==> flow/design.v <==
module ws2812b(
    input logic clk, 
    input logic rst,
    input logic serial_in, 
    input logic transmit, 
    output logic ws2812b_out, 
    output logic shift
);
    localparam IDLE = 1'b0;
    localparam TRANSMITTING = 1'b1;
    localparam T0_CYCLE_COUNT = 4'd5;
    localparam T1_CYCLE_COUNT = 4'd10;
    localparam MAX_CYCLE_COUNT = 4'd15;
    logic state;
    logic [3:0] cycle_count;
    logic bit_being_sent;
    always_ff @(posedge clk) begin
        if (rst) begin
            state <= IDLE;
            cycle_count <= 4'd0;
            bit_being_sent <= 1'b0;
        end
        else begin
        unique case (state)
            IDLE:
                if (transmit == 1'b1) begin
                    state <= TRANSMITTING;
                    cycle_count <= 4'd0;
                    bit_being_sent <= serial_in;
                end
            TRANSMITTING:
                if (transmit == 1'b0) begin
                    state <= IDLE;
                end
                else if (cycle_count == MAX_CYCLE_COUNT - 1) begin
                    cycle_count <= 4'd0;
                    bit_being_sent <= serial_in;
                end
                else begin
                    cycle_count <= cycle_count + 1;
                end
        endcase
        end
    end
    always_comb begin
        if (state == TRANSMITTING)
            if (bit_being_sent == 1'b0)
                ws2812b_out = (cycle_count < T0_CYCLE_COUNT);
            else
                ws2812b_out = (cycle_count < T1_CYCLE_COUNT);
        else
            ws2812b_out = 1'b0;
    end
    assign shift = (state == TRANSMITTING) && (cycle_count == 4'd0);
endmodule
module controller (
    input logic clk, 
    input logic rst,
    output logic load_sreg, 
    output logic transmit_pixel, 
    output logic [5:0] pixel, 
    output logic [4:0] frame
);
    localparam TRANSMIT_FRAME       = 1'b0;
    localparam IDLE                 = 1'b1;
    localparam [2:0] READ_CH_VALS   = 3'b001;
    localparam [2:0] LOAD_SREG      = 3'b010;
    localparam [2:0] TRANSMIT_PIXEL = 3'b100;
    localparam [8:0] TRANSMIT_CYCLES    = 9'd360;        
    localparam [19:0] IDLE_CYCLES       = 20'd2000;      
    logic state;
    logic next_state;
    logic [2:0] transmit_phase;
    logic [2:0] next_transmit_phase;
    logic [5:0] pixel_counter;
    logic [4:0] frame_counter;
    logic [8:0] transmit_counter;
    logic [19:0] idle_counter;
    logic transmit_pixel_done;
    logic idle_done;
    assign transmit_pixel_done = (transmit_counter == TRANSMIT_CYCLES - 1);
    assign idle_done = (idle_counter == IDLE_CYCLES - 1);
    always_ff @(posedge clk) begin
        if (rst) begin
            state <= TRANSMIT_FRAME;
            transmit_phase <= READ_CH_VALS;
        end
        else begin
            state <= next_state;
            transmit_phase <= next_transmit_phase;
        end
    end
    always_comb begin
        next_state = 1'bx;
        unique case (state)
            TRANSMIT_FRAME:
                if ((pixel_counter == 6'd63) && (transmit_pixel_done))
                    next_state = IDLE;
                else
                    next_state = TRANSMIT_FRAME;
            IDLE:
                if (idle_done)
                    next_state = TRANSMIT_FRAME;
                else
                    next_state = IDLE;
        endcase
    end
    always_comb begin
        next_transmit_phase = READ_CH_VALS;
        if (state == TRANSMIT_FRAME) begin
            case (transmit_phase)
                READ_CH_VALS:
                    next_transmit_phase = LOAD_SREG;
                LOAD_SREG:
                    next_transmit_phase = TRANSMIT_PIXEL;
                TRANSMIT_PIXEL:
                    next_transmit_phase = transmit_pixel_done ? READ_CH_VALS : TRANSMIT_PIXEL;
            endcase
        end
    end
    always_ff @(posedge clk) begin
        if (rst) begin
            pixel_counter <= 6'd0;
        end
        else if ((state == TRANSMIT_FRAME) && transmit_pixel_done) begin
            pixel_counter <= pixel_counter + 1;
        end
    end
    always_ff @(posedge clk) begin
        if (rst) begin
            frame_counter <= 5'd0;
        end
        else if (idle_done) begin
            frame_counter <= frame_counter + 1;
        end
    end
    always_ff @(posedge clk) begin
        if (rst) begin
            transmit_counter <= 9'd0;
        end
        else if (transmit_phase == TRANSMIT_PIXEL) begin
            transmit_counter <= transmit_counter + 1;
        end
        else begin
            transmit_counter <= 9'd0;
        end
    end
    always_ff @(posedge clk) begin
        if (rst) begin
            idle_counter <= 20'd0;
        end
        else if (state == IDLE) begin
            idle_counter <= idle_counter + 1;
        end
        else begin
            idle_counter <= 20'd0;
        end
    end
    assign pixel = pixel_counter;
    assign frame = frame_counter;
    assign load_sreg = (transmit_phase == LOAD_SREG);
    assign transmit_pixel = (transmit_phase == TRANSMIT_PIXEL);
endmodule
module game_of_life #(
    parameter [63:0] INIT_GRID = 64'hFFFF_FFFF_FFFF_FFFF
)(
    input  logic clk,
    input  logic rst,
    input  logic tick,          
    input  logic load,          
    input  logic load_bit,
    output logic [63:0] grid_out
);
    logic [63:0] grid;
    logic [63:0] next_grid;
    logic [63:0] north, south, east, west;
    logic [63:0] ne, nw, se, sw;
    logic [3:0] neighbors [63:0];
    integer i;
    always_comb begin
        for (i = 0; i < 64; i = i + 1) begin
            north[i] = grid[(((i / 8) + 1) % 8) * 8 + (i % 8)];
            south[i] = grid[(((i / 8) + 7) % 8) * 8 + (i % 8)];
            east[i]  = grid[(i / 8) * 8 + ((i % 8) + 1) % 8];
            west[i]  = grid[(i / 8) * 8 + ((i % 8) + 7) % 8];
            ne[i]    = grid[(((i / 8) + 1) % 8) * 8 + ((i % 8) + 1) % 8];
            nw[i]    = grid[(((i / 8) + 1) % 8) * 8 + ((i % 8) + 7) % 8];
            se[i]    = grid[(((i / 8) + 7) % 8) * 8 + ((i % 8) + 1) % 8];
            sw[i]    = grid[(((i / 8) + 7) % 8) * 8 + ((i % 8) + 7) % 8];
        end
        for (i = 0; i < 64; i = i + 1) begin
            neighbors[i] = north[i] + south[i] + east[i] + west[i] +
                           ne[i] + nw[i] + se[i] + sw[i];
        end
        for (i = 0; i < 64; i = i + 1) begin
            if (grid[i])
                next_grid[i] = (neighbors[i] == 2 || neighbors[i] == 3);
            else
                next_grid[i] = (neighbors[i] == 3);
        end
    end
    always_ff @(posedge clk) begin
        if (rst)
            grid <= INIT_GRID;
        else if (load)
            grid <= {load_bit, grid[63:1]};
        else if (tick)
            grid <= next_grid;
    end
    assign grid_out = grid;
endmodule
module top (
    input  logic clk,
    input  logic rst,
    input  logic load,
    input  logic [2:0] load_rgb,
    output logic _48b
);
    logic [5:0] pixel;
    logic load_sreg, transmit_pixel, shift;
    logic ws_out;
    logic [7:0] red_data, green_data, blue_data;
    logic [23:0] shift_reg;
    logic [23:0] div_counter;
    logic tick;
    always_ff @(posedge clk) begin
        if (rst) begin
            div_counter <= 0;
            tick <= 1'b0;
        end else if (div_counter == 24'd29_999) begin  
            div_counter <= 0;
            tick <= 1'b1;
        end else begin
            div_counter <= div_counter + 1;
            tick <= 1'b0;
        end
    end
    logic [63:0] red_grid, green_grid, blue_grid;
    localparam [63:0] RED_INIT   = 64'b11100000_00000000_00000000_00000000_00000000_00000000_00000000_00000000;  
    localparam [63:0] GREEN_INIT = 64'b00000000_00011100_00000000_00000000_00000000_00000000_00000000_00000000;  
    localparam [63:0] BLUE_INIT  = 64'b00000000_00000000_00000111_00000000_00000000_00000000_00000000_00000000;  
    game_of_life #(.INIT_GRID(RED_INIT))   u_red_gol   (.clk(clk), .rst(rst), .tick(tick), .load(load), .load_bit(load_rgb[2]), .grid_out(red_grid));
    game_of_life #(.INIT_GRID(GREEN_INIT)) u_green_gol (.clk(clk), .rst(rst), .tick(tick), .load(load), .load_bit(load_rgb[1]), .grid_out(green_grid));
    game_of_life #(.INIT_GRID(BLUE_INIT))  u_blue_gol  (.clk(clk), .rst(rst), .tick(tick), .load(load), .load_bit(load_rgb[0]), .grid_out(blue_grid));
    always_comb begin
        red_data   = {8{red_grid[pixel]}};
        green_data = {8{green_grid[pixel]}};
        blue_data  = {8{blue_grid[pixel]}};
    end
    controller u_ctrl (
        .clk(clk),
        .rst(rst),
        .load_sreg(load_sreg),
        .transmit_pixel(transmit_pixel),
        .pixel(pixel),
        .frame()
    );
    ws2812b u_ws (
        .clk(clk),
        .rst(rst),
        .serial_in(shift_reg[23]),
        .transmit(transmit_pixel),
        .ws2812b_out(ws_out),
        .shift(shift)
    );
    always_ff @(posedge clk) begin
        if (load_sreg)
            shift_reg <= {green_data, red_data, blue_data};  
        else if (shift)
            shift_reg <= {shift_reg[22:0], 1'b0};
    end
    assign _48b = ws_out;
endmodule
======== From RTL to reports: top ========
What the tools print for top, step after step.
Line numbers count from 1 in the design file above.
Operators carry their Yosys type and port widths (W data, S select, Z words).
Library cell names are shortened.
The mark n/a stands for no value.
inputs
  top ..................................... top
  clock ................................... clk
  standard-cell library ................... sky130hd
  library corner .......................... tt_025C_1v80

======== After elaboration ========
Counts by Yosys on the flattened word-level netlist (proc, flatten, opt, wreduce). Print and check cells are left out. Cells with the same type and inputs are merged into one.
bit counts
  flip-flop bits (word level) ............. 286
  bits in latches ......................... 0
  bits in writable memories ............... 0
  ROM bits ................................ 0
  word width x clocked read ports ......... 0
  memories kept ........................... 0
  input port bits ......................... 6
  output and inout port bits .............. 1
  elaborated cells ........................ 2,187
operators by class
  $add $sub $neg .......................... 1,349
  $mul .................................... 0
  divide/modulo/power cells ............... 0
  order comparisons ....................... 2
  eq/ne operators ......................... 395
  shift-type cells ........................ 3
  muxes and demuxes ....................... 217
  bitwise operators ....................... 3
  reductions and logical operators ........ 204
operators by type and width
  operator                 number
  $add A4 B1 Y4            1,152
  $eq A4 B2 Y1 const B     384
  $add A1 B1 Y2            192
  $mux W64                 6
  $mux W1                  201
  $logic_or A1 B1 Y1       192
  $shiftx A64 B6 Y1        3
  $mux W24                 2
  $add A24 B1 Y24 const B  1
  $eq A24 B15 Y1 const B   1
  $add A20 B1 Y20 const B  1
  $eq A20 B11 Y1 const B   1
  $mux W4                  3
  $add A9 B1 Y9 const B    1
  $eq A9 B9 Y1 const B     1
  $pmux W3 S3              1
  $reduce_or A2 Y1         4
  $pmux W4 S2              1
  $ne A2 B2 Y1 const B     3
  $add A6 B1 Y6 const B    1
  $eq A6 B6 Y1 const B     1
  $reduce_bool A2 Y1       2
  $add A4 B1 Y4 const B    1
  $lt A4 B3 Y1 const B     1
  $lt A4 B4 Y1 const B     1
  $eq A4 B4 Y1 const B     1
  $logic_not A4 Y1         1
  $pmux W1 S2              2
Not listed: further kinds 8, cells in them 12.

======== Longest topological paths ========
Yosys ltp: most cells in a row. Word level: on the elaborated netlist, between registers, memories and ports. Mapped: between sequential cells and ports; inverters and the memories' decode and read muxes count.
depth
  word-level depth ........................ 12
  ABC_AREA ................................ 0
  gate-level depth with buffers ........... 13
  mapped depth without buffers ............ 13

======== Netlist ========
Yosys stat after the flow's synthesis: flattened, memories mapped to cells. It holds for the ABC_AREA given above (unset counts as 0); a run with the other value may have another netlist.
mapped netlist
  cells in the netlist .................... 5,122
  chip area (Yosys) ....................... 0.0460229 mm²
  area of sequential cells ................ 0.0059657 mm²
  flip-flop cells ......................... 286
  buffers ................................. 143
cell types
  cell      number  total area (µm²)
  fa_1      768     1.54E+04
  ha_1      580     7,256.96
  dfxtp_1   262     5,245.03
  inv_1     1,356   5.09E+03
  nor2_1    586     2,199.61
  a22oi_1   189     1.42E+03
  a21oi_1   230     1.15E+03
  o21ai_0   201     1.01E+03
  nor2b_1   137     857.072
  mux2i_1   76      760.73
  edfxtp_1  24      720.691
  a31oi_1   113     706.928
  mux4_2    31      698.17
  nand2_1   142     533.011
  a211oi_1  64      480.461
  clkbuf_1  114     427.91
  mux4_1    9       236.477
  xor2_1    27      236.477
Not listed: further types 42, cells in them 213.
The figures by module come from a second, unflattened synthesis with its own total; it is not the netlist above.
unflattened totals
  cell total of the unflattened synthesis .. 4,743
  area total of the unflattened synthesis .. 0.046935 mm²
Rows give one instance, submodules left out.
by module
  module        instances  cells  area (mm²)  sequential area (mm²)
  game_of_life  1          1,379  0.0136181   0.0012812
  game_of_life  1          1,379  0.0136043   0.0012812
  game_of_life  1          1,379  0.0136043   0.0012812
  top           1          345    0.0038349   0.0012212
  controller    1          219    0.0019319   0.0008808
  ws2812b       1          42     0.0003416   0.0001201

======== Timing after synthesis ========
Path of least setup slack by OpenSTA after synthesis, without wires, with an ideal clock, recovery checks aside; 20% of the period is set as input and as output delay. Where synthesis merged equal registers, the netlist keeps one of their names.
path after synthesis
  path kind ............................... register -> register
  from .................................... register u_red_gol.grid[7]
  to ...................................... register u_red_gol.grid[63]
  clock period ............................ 10.0 ns
  setup time .............................. 0.060 ns
  launch time at the first pin ............ 0.000 ns
  arrival ................................. 3.149 ns
  data required time ...................... 9.940 ns
  path slack .............................. 6.792 ns
  delay of the path ....................... 3.209 ns
  stages on the path ...................... 13
  path buffers ............................ 0
  synthesis period reached ................ 3.208 ns
"delay of the path" = arrival - input delay + setup time.
"stages on the path" counts driving pins, that of a launching flip-flop among them; a cell with two outputs on the path counts twice.
"synthesis period reached" is the clock period less the worst setup slack; recovery checks do not enter. This is arithmetic on one report: input and output delays are still those of the set period (20% each).
Between the ends stands the longest chain of elaborated cells between them, by number of cells; it is not shown to be the way that was timed. Of several equally long chains one is given.
A line is the first line of the expression or statement that the cell stems from. Yosys adds cells for indexed reads and writes and turns some case tables into memories.
At most two assigning lines are given for a register; there are more.
between the ends, after synthesis
  cells stage by stage .................... dfxtp_1 ha_1 inv_1 fa_1 fa_1 inv_1 fa_1 inv_1 fa_1 a2111oi_0 a21oi_1 o21ai_0 a221o_1
  length of the longest elaborated chain .. 12
  elaborated cells between the ends (all ways) .. 13
  classes of those cells .................. 7 x add/sub; 2 x eq/ne; 3 x mux; 1 x reduce/logical
ends and longest elaborated chain, after synthesis
  item                        line  text
  start, declared             174   logic [63:0] grid;
  start, assigned             206   grid <= {load_bit, grid[63:1]};
  start, assigned             208   grid <= next_grid;
  $add A1 B1 Y2               192   neighbors[i] = north[i] + south[i] + east[i] + west[i] +
  $add A4 B1 Y4 (6 in a row)  192
  $eq A4 B2 Y1                197   next_grid[i] = (neighbors[i] == 2 || neighbors[i] == 3);
  $logic_or A1 B1 Y1          197
  $mux W1                     196   if (grid[i])
  $mux W64                    207   else if (tick)
  $mux W64                    205   else if (load)
  end, assigned               206
  end, assigned               208
  end, declared               174

======== Timing after layout ========
Path of least setup slack in the final report of flow run 1 (OpenROAD, finished layout, wires in). Where an end is a register, its clock arrival counts in the times.
path after layout
  path kind ............................... register -> output
  from .................................... register u_ws.cycle_count[0]
  to ...................................... output port _48b
  clock period ............................ 10.0 ns
  output delay ............................ 2.00 ns
  launch time at the first pin ............ 0.61 ns
  arrival ................................. 2.08 ns
  data required time ...................... 8.00 ns
  path slack .............................. 5.92 ns
  stages on the path ...................... 6
  path buffers ............................ 1
Between the ends stands the longest chain of elaborated cells between them, by number of cells; it is not shown to be the way that was timed. Of several equally long chains one is given.
At most two assigning lines are given for a register; there are more.
between the ends, after layout
  cells stage by stage .................... dfxtp_1 nor2_1 a21oi_1 o22ai_1 and2_1 clkdlybuf4s50_1
  length of the longest elaborated chain .. 3
  elaborated cells between the ends (all ways) .. 4
  RTL lines with such cells ............... 4
  classes of those cells .................. 2 x compare; 2 x mux
ends and longest elaborated chain, after layout
  item             line  text
  start, declared  15    logic [3:0] cycle_count;
  start, assigned  20    cycle_count <= 4'd0;
  start, assigned  40    cycle_count <= cycle_count + 1;
  $lt A4 B3 Y1     48    ws2812b_out = (cycle_count < T0_CYCLE_COUNT);
  $mux W1          47    if (bit_being_sent == 1'b0)
  $mux W1          46    if (state == TRANSMITTING)
  end, declared    217   output logic _48b

==> results <==
Record of 4 stored runs of the RTL-to-layout flow on top, platform sky130hd. The runs are unordered. Constraints: input delay and output delay 20% of the set period each, output load 0.01 pF.
"period achieved" means the clock period less the worst setup slack. The figure is calculated, with input and output delays left at 20% of the set period.
"worst path time" means the part of the period allowed to the worst setup path (the constraints hold back 20% at inputs and 20% at outputs) less its slack; where the path has registers, the arrival times of their clocks count too.

======== flow run 1 ========
==> flow/run.sh <==
#!/bin/bash
# the make line also repeats the synthesis and layout settings of config.mk as NAME=value (left out here)
make -C /OpenROAD-flow-scripts/flow DESIGN_CONFIG=/design/flow/config.mk WORK_HOME=/design/flow/orfs CLKGATE_MAP_FILE= finish
==> flow/config.mk <==
export PLATFORM = sky130hd
export DESIGN_NAME = top
export DESIGN_NICKNAME = top
export VERILOG_FILES = /design/flow/design.v
export SDC_FILE = /design/flow/constraint.sdc
export NUM_CORES = 4
export LEC_CHECK = 0
export CAP_MARGIN = 20
export CORE_MARGIN = 2
export CORE_UTILIZATION = 45
export SLEW_MARGIN = 20
==> flow/constraint.sdc <==
create_clock -name core_clock -period 10.0 [get_ports {clk}]
set_input_delay 2.0000 -clock core_clock [delete_from_list [all_inputs] [get_ports {clk}]]
set_output_delay 2.0000 -clock core_clock [all_outputs]
set_load 0.01 [all_outputs]

-------- measured, flow run 1 --------
  synthesis area .......................... 0.0460229 mm²
  die footprint ........................... 0.104846 mm²
  standard-cell area after layout ......... 0.0489257 mm²
  final utilization ....................... 0.482
  worst setup slack after layout .......... 5.918 ns
  final setup TNS ......................... 0.000 ns
  smallest hold slack ..................... 0.427 ns
  period achieved ......................... 4.082 ns
  worst path time ......................... 2.08 ns
  worst setup path type ................... register -> output

======== flow run 2 ========
==> flow/run.sh <==
#!/bin/bash
# the make line also repeats the synthesis and layout settings of config.mk as NAME=value (left out here)
make -C /OpenROAD-flow-scripts/flow DESIGN_CONFIG=/design/flow/config.mk WORK_HOME=/design/flow/orfs CLKGATE_MAP_FILE= finish
==> flow/config.mk <==
export PLATFORM = sky130hd
export DESIGN_NAME = top
export DESIGN_NICKNAME = top
export VERILOG_FILES = /design/flow/design.v
export SDC_FILE = /design/flow/constraint.sdc
export NUM_CORES = 4
export LEC_CHECK = 0
export ABC_AREA = 1
export CAP_MARGIN = 20
export CELL_PAD_IN_SITES_DETAIL_PLACEMENT = 0
export CORE_MARGIN = 2
export CORE_UTILIZATION = 21
export CTS_CLUSTER_DIAMETER = 119
export GPL_ROUTABILITY_DRIVEN = 0
export GPL_TIMING_DRIVEN = 1
export HOLD_SLACK_MARGIN = -0.09
export MAX_ROUTING_LAYER = met4
export SETUP_SLACK_MARGIN = 0.87
export SLEW_MARGIN = 20
export TNS_END_PERCENT = 25
==> flow/constraint.sdc <==
create_clock -name core_clock -period 10.0 [get_ports {clk}]
set_input_delay 2.0000 -clock core_clock [delete_from_list [all_inputs] [get_ports {clk}]]
set_output_delay 2.0000 -clock core_clock [all_outputs]
set_load 0.01 [all_outputs]

-------- measured, flow run 2 --------
  synthesis area .......................... 0.0465884 mm²
  die footprint ........................... 0.225635 mm²
  standard-cell area after layout ......... 0.0512754 mm²
  final utilization ....................... 0.233
  worst setup slack after layout .......... 5.778 ns
  final setup TNS ......................... 0.000 ns
  smallest hold slack ..................... 0.403 ns
  period achieved ......................... 4.222 ns
  worst path time ......................... 2.22 ns
  worst setup path type ................... register -> output

======== flow run 3 ========
==> flow/run.sh <==
#!/bin/bash
# the make line also repeats the synthesis and layout settings of config.mk as NAME=value (left out here)
make -C /OpenROAD-flow-scripts/flow DESIGN_CONFIG=/design/flow/config.mk WORK_HOME=/design/flow/orfs CLKGATE_MAP_FILE= finish
==> flow/config.mk <==
export PLATFORM = sky130hd
export DESIGN_NAME = top
export DESIGN_NICKNAME = top
export VERILOG_FILES = /design/flow/design.v
export SDC_FILE = /design/flow/constraint.sdc
export NUM_CORES = 4
export LEC_CHECK = 0
export ABC_AREA = 0
export CAP_MARGIN = 20
export CELL_PAD_IN_SITES_DETAIL_PLACEMENT = 1
export CELL_PAD_IN_SITES_GLOBAL_PLACEMENT = 3
export CORE_MARGIN = 5
export CORE_UTILIZATION = 43
export CTS_CLUSTER_SIZE = 76
export GPL_TIMING_DRIVEN = 0
export HOLD_SLACK_MARGIN = 0.18
export MAX_ROUTING_LAYER = met5
export PLACE_DENSITY = 0.5
export SETUP_SLACK_MARGIN = 1.46
export SLEW_MARGIN = 30
export TNS_END_PERCENT = 85
==> flow/constraint.sdc <==
create_clock -name core_clock -period 6.01 [get_ports {clk}]
set_input_delay 1.2020 -clock core_clock [delete_from_list [all_inputs] [get_ports {clk}]]
set_output_delay 1.2020 -clock core_clock [all_outputs]
set_load 0.01 [all_outputs]

-------- measured, flow run 3 --------
  synthesis area .......................... 0.0460229 mm²
  die footprint ........................... 0.113673 mm²
  standard-cell area after layout ......... 0.0493673 mm²
  final utilization ....................... 0.462
  worst setup slack after layout .......... 1.973 ns
  final setup TNS ......................... 0.000 ns
  smallest hold slack ..................... 0.450 ns
  period achieved ......................... 4.037 ns
  worst path time ......................... 4.04 ns
  worst setup path type ................... register -> register

======== flow run 4 ========
==> flow/run.sh <==
#!/bin/bash
# the make line also repeats the synthesis and layout settings of config.mk as NAME=value (left out here)
make -C /OpenROAD-flow-scripts/flow DESIGN_CONFIG=/design/flow/config.mk WORK_HOME=/design/flow/orfs CLKGATE_MAP_FILE= finish
==> flow/config.mk <==
export PLATFORM = sky130hd
export DESIGN_NAME = top
export DESIGN_NICKNAME = top
export VERILOG_FILES = /design/flow/design.v
export SDC_FILE = /design/flow/constraint.sdc
export NUM_CORES = 4
export LEC_CHECK = 0
export ABC_AREA = 1
export CAP_MARGIN = 20
export CELL_PAD_IN_SITES_DETAIL_PLACEMENT = 0
export CELL_PAD_IN_SITES_GLOBAL_PLACEMENT = 0
export CORE_MARGIN = 5
export CORE_UTILIZATION = 66
export CTS_CLUSTER_DIAMETER = 31
export CTS_CLUSTER_SIZE = 57
export MAX_ROUTING_LAYER = met5
export MIN_ROUTING_LAYER = met1
export SLEW_MARGIN = 20
==> flow/constraint.sdc <==
create_clock -name core_clock -period 4.44 [get_ports {clk}]
set_input_delay 0.8880 -clock core_clock [delete_from_list [all_inputs] [get_ports {clk}]]
set_output_delay 0.8880 -clock core_clock [all_outputs]
set_load 0.01 [all_outputs]

-------- measured, flow run 4 --------
  synthesis area .......................... 0.0465884 mm²
  die footprint ........................... 0.0760022 mm²
  standard-cell area after layout ......... 0.0510327 mm²
  final utilization ....................... 0.729
  worst setup slack after layout .......... 0.863 ns
  final setup TNS ......................... 0.000 ns
  smallest hold slack ..................... 0.407 ns
  period achieved ......................... 3.577 ns
  worst path time ......................... 3.58 ns
  worst setup path type ................... register -> register
